==> flow/design.v <==
`timescale 1ns / 1ps
module mat_mul #
	(
        parameter integer DIM_LOG = 2,     
        parameter integer DIM = 2**DIM_LOG,
        parameter integer SIZE = DIM*DIM,
        parameter integer SIZE_LOG = 2*DIM_LOG,
        parameter integer DATA_WIDTH = 32
    )
    (
		input wire  s00_axi_aclk,
		input wire  s00_axi_aresetn,
		output wire  s00_axis_tready,
		input wire [DATA_WIDTH-1 : 0] s00_axis_tdata,
		input wire  s00_axis_tlast,
        input wire  s00_axis_tvalid,
		output wire  m00_axis_tvalid,
        output wire [DATA_WIDTH-1 : 0] m00_axis_tdata,
        output wire [(DATA_WIDTH/8)-1 : 0] m00_axis_tstrb,
        output wire  m00_axis_tlast,
        input wire  m00_axis_tready,
        input wire sel,
        input wire start
    );
	reg busy;               
	reg item_done;          
	reg matrix_done;        
	reg start_transfer;     
	reg transfer;           
	reg last_transfer;      
	reg mac_enable;         
    reg [DATA_WIDTH-1 : 0] mem_A [0 : SIZE-1];  
    reg [DATA_WIDTH-1 : 0] mem_B [0 : SIZE-1];  
    reg [DATA_WIDTH-1 : 0] mem_R [0 : SIZE-1];  
    reg [DATA_WIDTH-1 : 0] mat_A;    
    reg [DATA_WIDTH-1 : 0] mat_B;    
    reg [DATA_WIDTH-1 : 0] mat_R;    
    reg [SIZE_LOG-1 : 0] addr_stream_in;     
    reg [SIZE_LOG-1 : 0] addr_stream_out;    
    wire [SIZE_LOG-1 : 0] addr_A;    
    wire [SIZE_LOG-1 : 0] addr_B;    
    reg [SIZE_LOG-1 : 0] addr_R;     
    reg [DIM_LOG-1 : 0] row_cnt;     
    reg [DIM_LOG-1 : 0] col_cnt;     
    reg [DIM_LOG-1 : 0] tmp_cnt;     
    wire [DATA_WIDTH-1 : 0] mad;     
    reg [DATA_WIDTH-1 : 0] mac;      
    assign s00_axis_tready = !busy && !transfer && !start_transfer;  
    always @ (posedge s00_axi_aclk) begin
        if (!s00_axi_aresetn || s00_axis_tlast)
            addr_stream_in <= 0;
        else if (s00_axis_tready && s00_axis_tvalid)  
            addr_stream_in <= addr_stream_in + 1 ;  
    end
    always @ (posedge s00_axi_aclk) begin 
        if (!busy && !transfer && !start_transfer && s00_axis_tready && s00_axis_tvalid && !sel)  
            mem_A [addr_stream_in] <= s00_axis_tdata;
        if (busy)  
            mat_A <= mem_A [addr_A];
    end
    always @ (posedge s00_axi_aclk) begin
        if (!busy && !transfer && !start_transfer && s00_axis_tready && s00_axis_tvalid && sel)  
            mem_B [addr_stream_in] <= s00_axis_tdata;
        if (busy)  
            mat_B <= mem_B [addr_B];
    end
    assign m00_axis_tstrb = 4'hf;    
    assign m00_axis_tdata = mat_R;        
    assign m00_axis_tlast = last_transfer;        
    assign m00_axis_tvalid = transfer;       
    wire load_R = start_transfer || (transfer && m00_axis_tready && !last_transfer);
    always @ (posedge s00_axi_aclk) begin
        if (!s00_axi_aresetn || busy )  
            addr_stream_out <= 0;
        else if (load_R)  
            addr_stream_out <= addr_stream_out + 1 ;  
    end
    always @ (posedge s00_axi_aclk) begin
        if (!s00_axi_aresetn)
            start_transfer <= 0;
        else
            start_transfer <= matrix_done ;  
    end
    always @ (posedge s00_axi_aclk) begin
        if (!s00_axi_aresetn || (last_transfer && m00_axis_tready) )  
            transfer <= 0;
        else if (start_transfer)  
            transfer <= 1;
    end
    always @ (posedge s00_axi_aclk) begin
        if (!s00_axi_aresetn)
            last_transfer <= 0;
        else if (load_R)
            last_transfer <= (addr_stream_out == SIZE - 1) ;
        else if (transfer && m00_axis_tready)
            last_transfer <= 0;  
    end
    always @ (posedge s00_axi_aclk) begin
        if (item_done)  
            mem_R [addr_R] <= mad;  
        if (load_R)  
            mat_R <= mem_R [addr_stream_out];
    end
    always @ (posedge s00_axi_aclk) begin
        if (!s00_axi_aresetn || matrix_done )  
            busy <= 0;
        else if (start)  
            busy <= 1'b1;
    end
    always @ (posedge s00_axi_aclk) begin
        if (!s00_axi_aresetn)
            item_done <= 0;
        else
            item_done <= (tmp_cnt == DIM - 1) ;  
    end
    always @ (posedge s00_axi_aclk) begin
        if (!s00_axi_aresetn)
            matrix_done <= 0;
        else
            matrix_done <= (col_cnt == DIM-1) && (row_cnt == DIM-1) && (tmp_cnt == DIM-1) ;  
    end
    always @ (posedge s00_axi_aclk) begin
        if (!s00_axi_aresetn || (tmp_cnt == DIM ) || start )  
            tmp_cnt <= 0;
        else if (busy)  
            tmp_cnt <= tmp_cnt + 1;
    end
    always @ (posedge s00_axi_aclk) begin
        if (!s00_axi_aresetn || col_cnt==DIM && tmp_cnt==DIM || start )  
            col_cnt <= 0;
        else if (tmp_cnt==DIM -1 && col_cnt<DIM)  
            col_cnt <= col_cnt + 1;
    end
    always @ (posedge s00_axi_aclk) begin
        if (!s00_axi_aresetn || row_cnt==DIM && col_cnt==DIM && tmp_cnt==DIM || start )  
            row_cnt <= 0;
        else if (tmp_cnt==DIM -1 && col_cnt==DIM-1 && row_cnt<DIM)  
            row_cnt <= row_cnt + 1;
    end
    assign addr_A = row_cnt * DIM + tmp_cnt ;  
    assign addr_B = tmp_cnt * DIM + col_cnt ;  
    always @ (posedge s00_axi_aclk) begin
        if (!s00_axi_aresetn || start)
            addr_R <= 0;
        else if (item_done)  
            addr_R <= addr_R + 1;  
    end
    assign mad = mat_A * mat_B + mac;
    always @ (posedge s00_axi_aclk) begin
       if (!s00_axi_aresetn || item_done || start )  
           mac <= 0;
       else if (mac_enable)
           mac <= mad ;  
    end
    always @ (posedge s00_axi_aclk) begin
       if (!s00_axi_aresetn)
           mac_enable <= 0;
       else
           mac_enable <= busy ;  
    end
endmodule
Appendix: tool output

== Tool chain data of mat_mul ==
Each step is given for the RTL above and for the edited RTL.
"unedited" refers to lines of the RTL above, "edited" to lines of the edited file.
"difference": "edited" minus "unedited" as printed here. "relative change": 100 x difference / "unedited".
Cell names lack the library's common part.
A cell with - has no value.
Design
  top: mat_mul
  clock input: s00_axi_aclk
  standard-cell library: sky130hd
  timing corner: tt_025C_1v80

== Edit of the RTL ==
The edit as a unified diff against the file above.
A script made this edit. It changes what the design does and was not meant as an optimisation.
begin of diff
@@ -76,10 +76,5 @@
             addr_stream_out <= addr_stream_out + 1 ;  
     end
-    always @ (posedge s00_axi_aclk) begin
-        if (!s00_axi_aresetn)
-            start_transfer <= 0;
-        else
-            start_transfer <= matrix_done ;  
-    end
+    always @(*) start_transfer = matrix_done;
     always @ (posedge s00_axi_aclk) begin
         if (!s00_axi_aresetn || (last_transfer && m00_axis_tready) )  
end of diff

== Word-level counts ==
Source: Yosys, flattened and elaborated, memories not mapped. Widths are those after wreduce. Registers that Yosys merges into a memory's read port (data or address) are not register bits. Print and check cells do not count. Equal cells are merged and count once.
Yosys's memory passes give these memory sizes; they may raise the number of words (mostly to a power of two), join words into wider ones and drop unused or constant bits.
Storage and ports
  bits of input ports: unedited 39, edited 39, difference 0, relative change 0.00%
  register bits after elaboration: unedited 57, edited 56, difference -1, relative change -1.75%
  clocked read ports x word width: unedited 96, edited 96, difference 0, relative change 0.00%
  bits in writable memories: unedited 1536, edited 1536, difference 0, relative change 0.00%
  output and inout bits: unedited 39, edited 39, difference 0, relative change 0.00%
  memories: unedited 3, edited 3, difference 0, relative change 0.00%
Cells by class
  $lt $le $gt $ge: unedited 2, edited 2, difference 0, relative change 0.00%
  mux-type cells: unedited 11, edited 11, difference 0, relative change 0.00%
  reduce/logical cells: unedited 28, edited 28, difference 0, relative change 0.00%
  eq/ne operators: unedited 4, edited 4, difference 0, relative change 0.00%
  add/sub/neg operators: unedited 9, edited 9, difference 0, relative change 0.00%
  multiply operators: unedited 1, edited 1, difference 0, relative change 0.00%
Memories
  shape (words x width / read and write ports): unedited mem_A 16 x 32 bit 1R1W; mem_B 16 x 32 bit 1R1W; mem_R 16 x 32 bit 1R1W, edited mem_A 16 x 32 bit 1R1W; mem_B 16 x 32 bit 1R1W; mem_R 16 x 32 bit 1R1W
Operator kinds equal on both sides are left out: 15.

== Logic depth ==
Yosys ltp: most cells in a row. Word level: on the elaborated netlist, between registers, memories and ports. Mapped: between sequential cells and ports; inverters and the memories' decode and read muxes count.
Logic depth
  depth in word-level cells: unedited 6, edited 6, difference 0, relative change 0.00%
  ABC_AREA: unedited 0, edited 0
  gate-level depth with buffers: unedited 30, edited 29, difference -1, relative change -3.33%
  mapped depth without buffers: unedited 27, edited 26, difference -1, relative change -3.70%

== After synthesis ==
Yosys stat after the flow's synthesis: flattened, memories mapped to cells. It holds for the ABC_AREA given above (unset counts as 0); a run with the other value may have another netlist.
Cells by type
  nand3_1: unedited 5, edited 13, difference +8, relative change +160.00%
  buf_1: unedited 42, edited 35, difference -7, relative change -16.67%
  inv_1: unedited 508, edited 514, difference +6, relative change +1.18%
  xnor2_1: unedited 73, edited 67, difference -6, relative change -8.22%
  o21a_1: unedited 8, edited 2, difference -6, relative change -75.00%
  a21oi_1: unedited 31, edited 26, difference -5, relative change -16.13%
  mux2i_1: unedited 31, edited 26, difference -5, relative change -16.13%
  clkbuf_1: unedited 144, edited 148, difference +4, relative change +2.78%
  nor2_1: unedited 91, edited 87, difference -4, relative change -4.40%
  buf_2: unedited 29, edited 25, difference -4, relative change -13.79%
  xor2_1: unedited 27, edited 30, difference +3, relative change +11.11%
  buf_4: unedited 4, edited 7, difference +3, relative change +75.00%
  a31o_2: unedited 1, edited 4, difference +3, relative change +300.00%
  and2_1: unedited 310, edited 312, difference +2, relative change +0.65%
  a211oi_1: unedited 3, edited 5, difference +2, relative change +66.67%
  a21oi_2: unedited 3, edited 1, difference -2, relative change -66.67%
  nand4b_1: unedited 2, edited 0, difference -2, relative change -100.00%
  or2_2: unedited 2, edited 4, difference +2, relative change +100.00%
Cell types equal on both sides are left out: 13.
Not every row of either side is listed.
Synthesis totals
  cell count: unedited 4418, edited 4415, difference -3, relative change -0.07%
  cell area after synthesis (um2): unedited 79650.1, edited 79621.4, difference -28.7, relative change -0.04%
  flip-flop cells: unedited 1689, edited 1688, difference -1, relative change -0.06%
  buffer cells: unedited 219, edited 216, difference -3, relative change -1.37%

== Worst setup path after synthesis ==
Source: OpenSTA report_checks on the synthesized netlist (no wires, ideal clock, input and output delay 20% of the period each), path of least setup slack; recovery checks are left aside. Register names are those of the netlist, which keeps one name where synthesis merged equal registers.
Timing path after synthesis
  path type: unedited register -> register, edited register -> register
  start point: unedited register mat_B[2], edited register mat_B[2]
  end point: unedited memory mem_R[0][25], edited memory mem_R[0][30]
  time at the first pin (ps): unedited 0, edited 0, difference 0
  arrival (ps): unedited 7073, edited 6937, difference -136, relative change -1.92%
  driving pins on the path: unedited 27, edited 26, difference -1, relative change -3.70%
  data required time (ps): unedited 9703, edited 9703, difference 0, relative change 0.00%
  clock period (ps): unedited 10000, edited 10000, difference 0, relative change 0.00%
  slack (ps): unedited 2630, edited 2766, difference +136
  delay of the path (ps): unedited 7370, edited 7234, difference -136, relative change -1.85%
  period reached after synthesis (ps): unedited 7370, edited 7234, difference -136, relative change -1.85%
"delay of the path" = arrival - input delay + setup time.
"driving pins on the path" counts driving pins, that of a launching flip-flop among them; a cell with two outputs on the path counts twice.
"period reached after synthesis" = period - worst setup slack (recovery checks aside). The figure is calculated, with input and output delays left at 20% of the set period.
Between the ends stands the longest chain of elaborated cells between them, by number of cells; it is not shown to be the way that was timed. Of several equally long chains one is given.
Each line given opens the expression or statement behind the cell; cells for indexed reads and writes are added by Yosys, which also makes memories of some case tables.
Between the ends, after synthesis, unedited
  path through: edfxtp_1 > clkbuf_1 > clkbuf_1 > and2_1 > fa_1 > fa_1 > fa_1 > inv_1 > fa_1 > inv_1 > fa_1 > fa_1 > fa_1 > inv_1 > fa_1 > inv_1 > ha_1 > buf_2 > nand4_1 > or2_1 > nor2_1 > a21oi_1 > a21boi_0 > o21a_1 > o21ai_1 > and2b_1 > xnor2_1
  length of the longest elaborated chain: 3
  elaborated cells on any way between the ends: 3
RTL lines, path after synthesis, unedited
  start: declaration: RTL line 36  | reg [DATA_WIDTH-1 : 0] mat_B;
  32-bit by 32-bit multiplier with 32-bit output: RTL line 148  | assign mad = mat_A * mat_B + mac;
  32-bit adder: RTL line 148
  32-bit two-way mux: RTL line 99  | if (item_done)
  end: declaration: RTL line 34  | reg [DATA_WIDTH-1 : 0] mem_R [0 : SIZE-1];
Between the ends, after synthesis, edited
  path through: edfxtp_1 > clkbuf_1 > clkbuf_1 > and2_1 > fa_1 > fa_1 > fa_1 > inv_1 > fa_1 > inv_1 > fa_1 > fa_1 > fa_1 > inv_1 > fa_1 > inv_1 > ha_1 > buf_2 > and3_1 > a31o_2 > a21oi_1 > o221ai_1 > o311ai_0 > nand3_1 > nor2_1 > xnor2_1
  length of the longest elaborated chain: 3
  elaborated cells on any way between the ends: 3
RTL lines, path after synthesis, edited
  start: declaration: RTL line 36  | reg [DATA_WIDTH-1 : 0] mat_B;
  32-bit by 32-bit multiplier with 32-bit output: RTL line 143  | assign mad = mat_A * mat_B + mac;
  32-bit adder: RTL line 143
  32-bit two-way mux: RTL line 94  | if (item_done)
  end: declaration: RTL line 34  | reg [DATA_WIDTH-1 : 0] mem_R [0 : SIZE-1];

== Timing after layout ==
Path of least setup slack in the final report of each run of set A (OpenROAD, finished layout, wires in). Where an end is a register, its clock arrival counts in the times.
The path's times are printed in steps of 10 ps; the period is the one set.
Timing path after layout
  path type: unedited register -> register, edited register -> register
  start point: unedited register mat_B[6], edited register mat_B[6]
  end point: unedited register mac[29], edited memory mem_R[14][30]
  time at the first pin (ps): unedited 820, edited 800, difference -20, relative change -2.44%
  data required time (ps): unedited 9350, edited 9140, difference -210, relative change -2.25%
  driving pins on the path: unedited 26, edited 25, difference -1, relative change -3.85%
  clock period (ps): unedited 8650, edited 8650, difference 0, relative change 0.00%
  slack (ps): unedited 850, edited 520, difference -330
  arrival (ps): unedited 8500, edited 8620, difference +120, relative change +1.41%
Between the ends stands the longest chain of elaborated cells between them, by number of cells; it is not shown to be the way that was timed. Of several equally long chains one is given.
Between the ends, after layout, unedited
  path through: edfxtp_1 > buf_4 > nand2_1 > fa_1 > fa_1 > inv_1 > fa_1 > inv_1 > fa_1 > inv_1 > fa_1 > fa_1 > fa_1 > inv_1 > fa_1 > inv_1 > ha_1 > nand4_1 > or2_1 > nor2_1 > a21oi_1 > a21oi_2 > o41ai_2 > xnor2_2 > mux2i_1 > nor2_1
  length of the longest elaborated chain: 2
  elaborated cells on any way between the ends: 2
RTL lines, path after layout, unedited
  start: declaration: RTL line 36  | reg [DATA_WIDTH-1 : 0] mat_B;
  32-bit by 32-bit multiplier with 32-bit output: RTL line 148  | assign mad = mat_A * mat_B + mac;
  32-bit adder: RTL line 148
  end: assignment: RTL line 151  | mac <= 0;
  end: assignment: RTL line 153  | mac <= mad ;
  end: declaration: RTL line 47  | reg [DATA_WIDTH-1 : 0] mac;
Some nets on the timed path still bear RTL names; the line given drives or declares the net.
Named nets, after layout, unedited (RTL line)
  mad[29]: 148
Between the ends, after layout, edited
  path through: edfxtp_1 > and2_1 > fa_1 > fa_1 > fa_1 > inv_1 > fa_1 > inv_1 > fa_1 > inv_1 > fa_1 > inv_1 > fa_1 > inv_1 > fa_1 > inv_1 > ha_1 > nand3_1 > nor3_1 > o21ai_0 > a21oi_1 > o311ai_0 > nand3_1 > nor2_1 > xnor2_2
  length of the longest elaborated chain: 3
  elaborated cells on any way between the ends: 3
RTL lines, path after layout, edited
  start: declaration: RTL line 36  | reg [DATA_WIDTH-1 : 0] mat_B;
  32-bit by 32-bit multiplier with 32-bit output: RTL line 143  | assign mad = mat_A * mat_B + mac;
  32-bit adder: RTL line 143
  32-bit two-way mux: RTL line 94  | if (item_done)
  end: declaration: RTL line 34  | reg [DATA_WIDTH-1 : 0] mem_R [0 : SIZE-1];

== Flow runs ==
Runs of the flow (Yosys, OpenROAD) on both versions; the two runs of a pair have the same settings. The constraints put input and output delay at 20% of the set period each and load the outputs with 0.01 pF.
Flow settings, set A
  CORE_UTILIZATION: 40
  PLACE_DENSITY: 0.6
  period_ns: 8.65
  CAP_MARGIN: 20
  CORE_MARGIN: 2
  SLEW_MARGIN: 20
Results, set A
  die outline area (um2): unedited 202712.0, edited 202640.0, difference -72.0, relative change -0.04%
  setup slack of the worst path (ps): unedited 854, edited 519, difference -335
  synthesis area (um2): unedited 79650.1, edited 79621.4, difference -28.7, relative change -0.04%
  post-route worst hold slack (ps): unedited 400, edited 493, difference +93
  std-cell area (final layout) (um2): unedited 89706.0, edited 90031.3, difference +325.3, relative change +0.36%
  post-route utilization (%): unedited 45.4, edited 45.6, difference +0.2
  period reached (ps): unedited 7796, edited 8131, difference +335, relative change +4.30%
  setup TNS (ps): unedited 0, edited 0, difference 0
Flow settings, set B
  ABC_AREA: 1
  CORE_ASPECT_RATIO: 0.78
  CORE_UTILIZATION: 38
  CTS_CLUSTER_SIZE: 53
  MIN_ROUTING_LAYER: met1
  SETUP_SLACK_MARGIN: 2.25
  TNS_END_PERCENT: 35
  period_ns: 8.12
  CAP_MARGIN: 20
  CORE_MARGIN: 2
  SLEW_MARGIN: 20
Results, set B
  die outline area (um2): unedited 224048.0, edited 221594.0, difference -2454.0, relative change -1.10%
  setup slack of the worst path (ps): unedited 952, edited 1159, difference +207
  synthesis area (um2): unedited 83695.3, edited 82769.4, difference -925.9, relative change -1.11%
  post-route worst hold slack (ps): unedited 447, edited 467, difference +20
  std-cell area (final layout) (um2): unedited 96095.9, edited 95845.7, difference -250.2, relative change -0.26%
  post-route utilization (%): unedited 43.8, edited 44.2, difference +0.4
  period reached (ps): unedited 7168, edited 6961, difference -207, relative change -2.89%
  setup TNS (ps): unedited 0, edited 0, difference 0
"period reached" = clock period - worst setup slack. The figure is calculated, with input and output delays left at 20% of the set period.
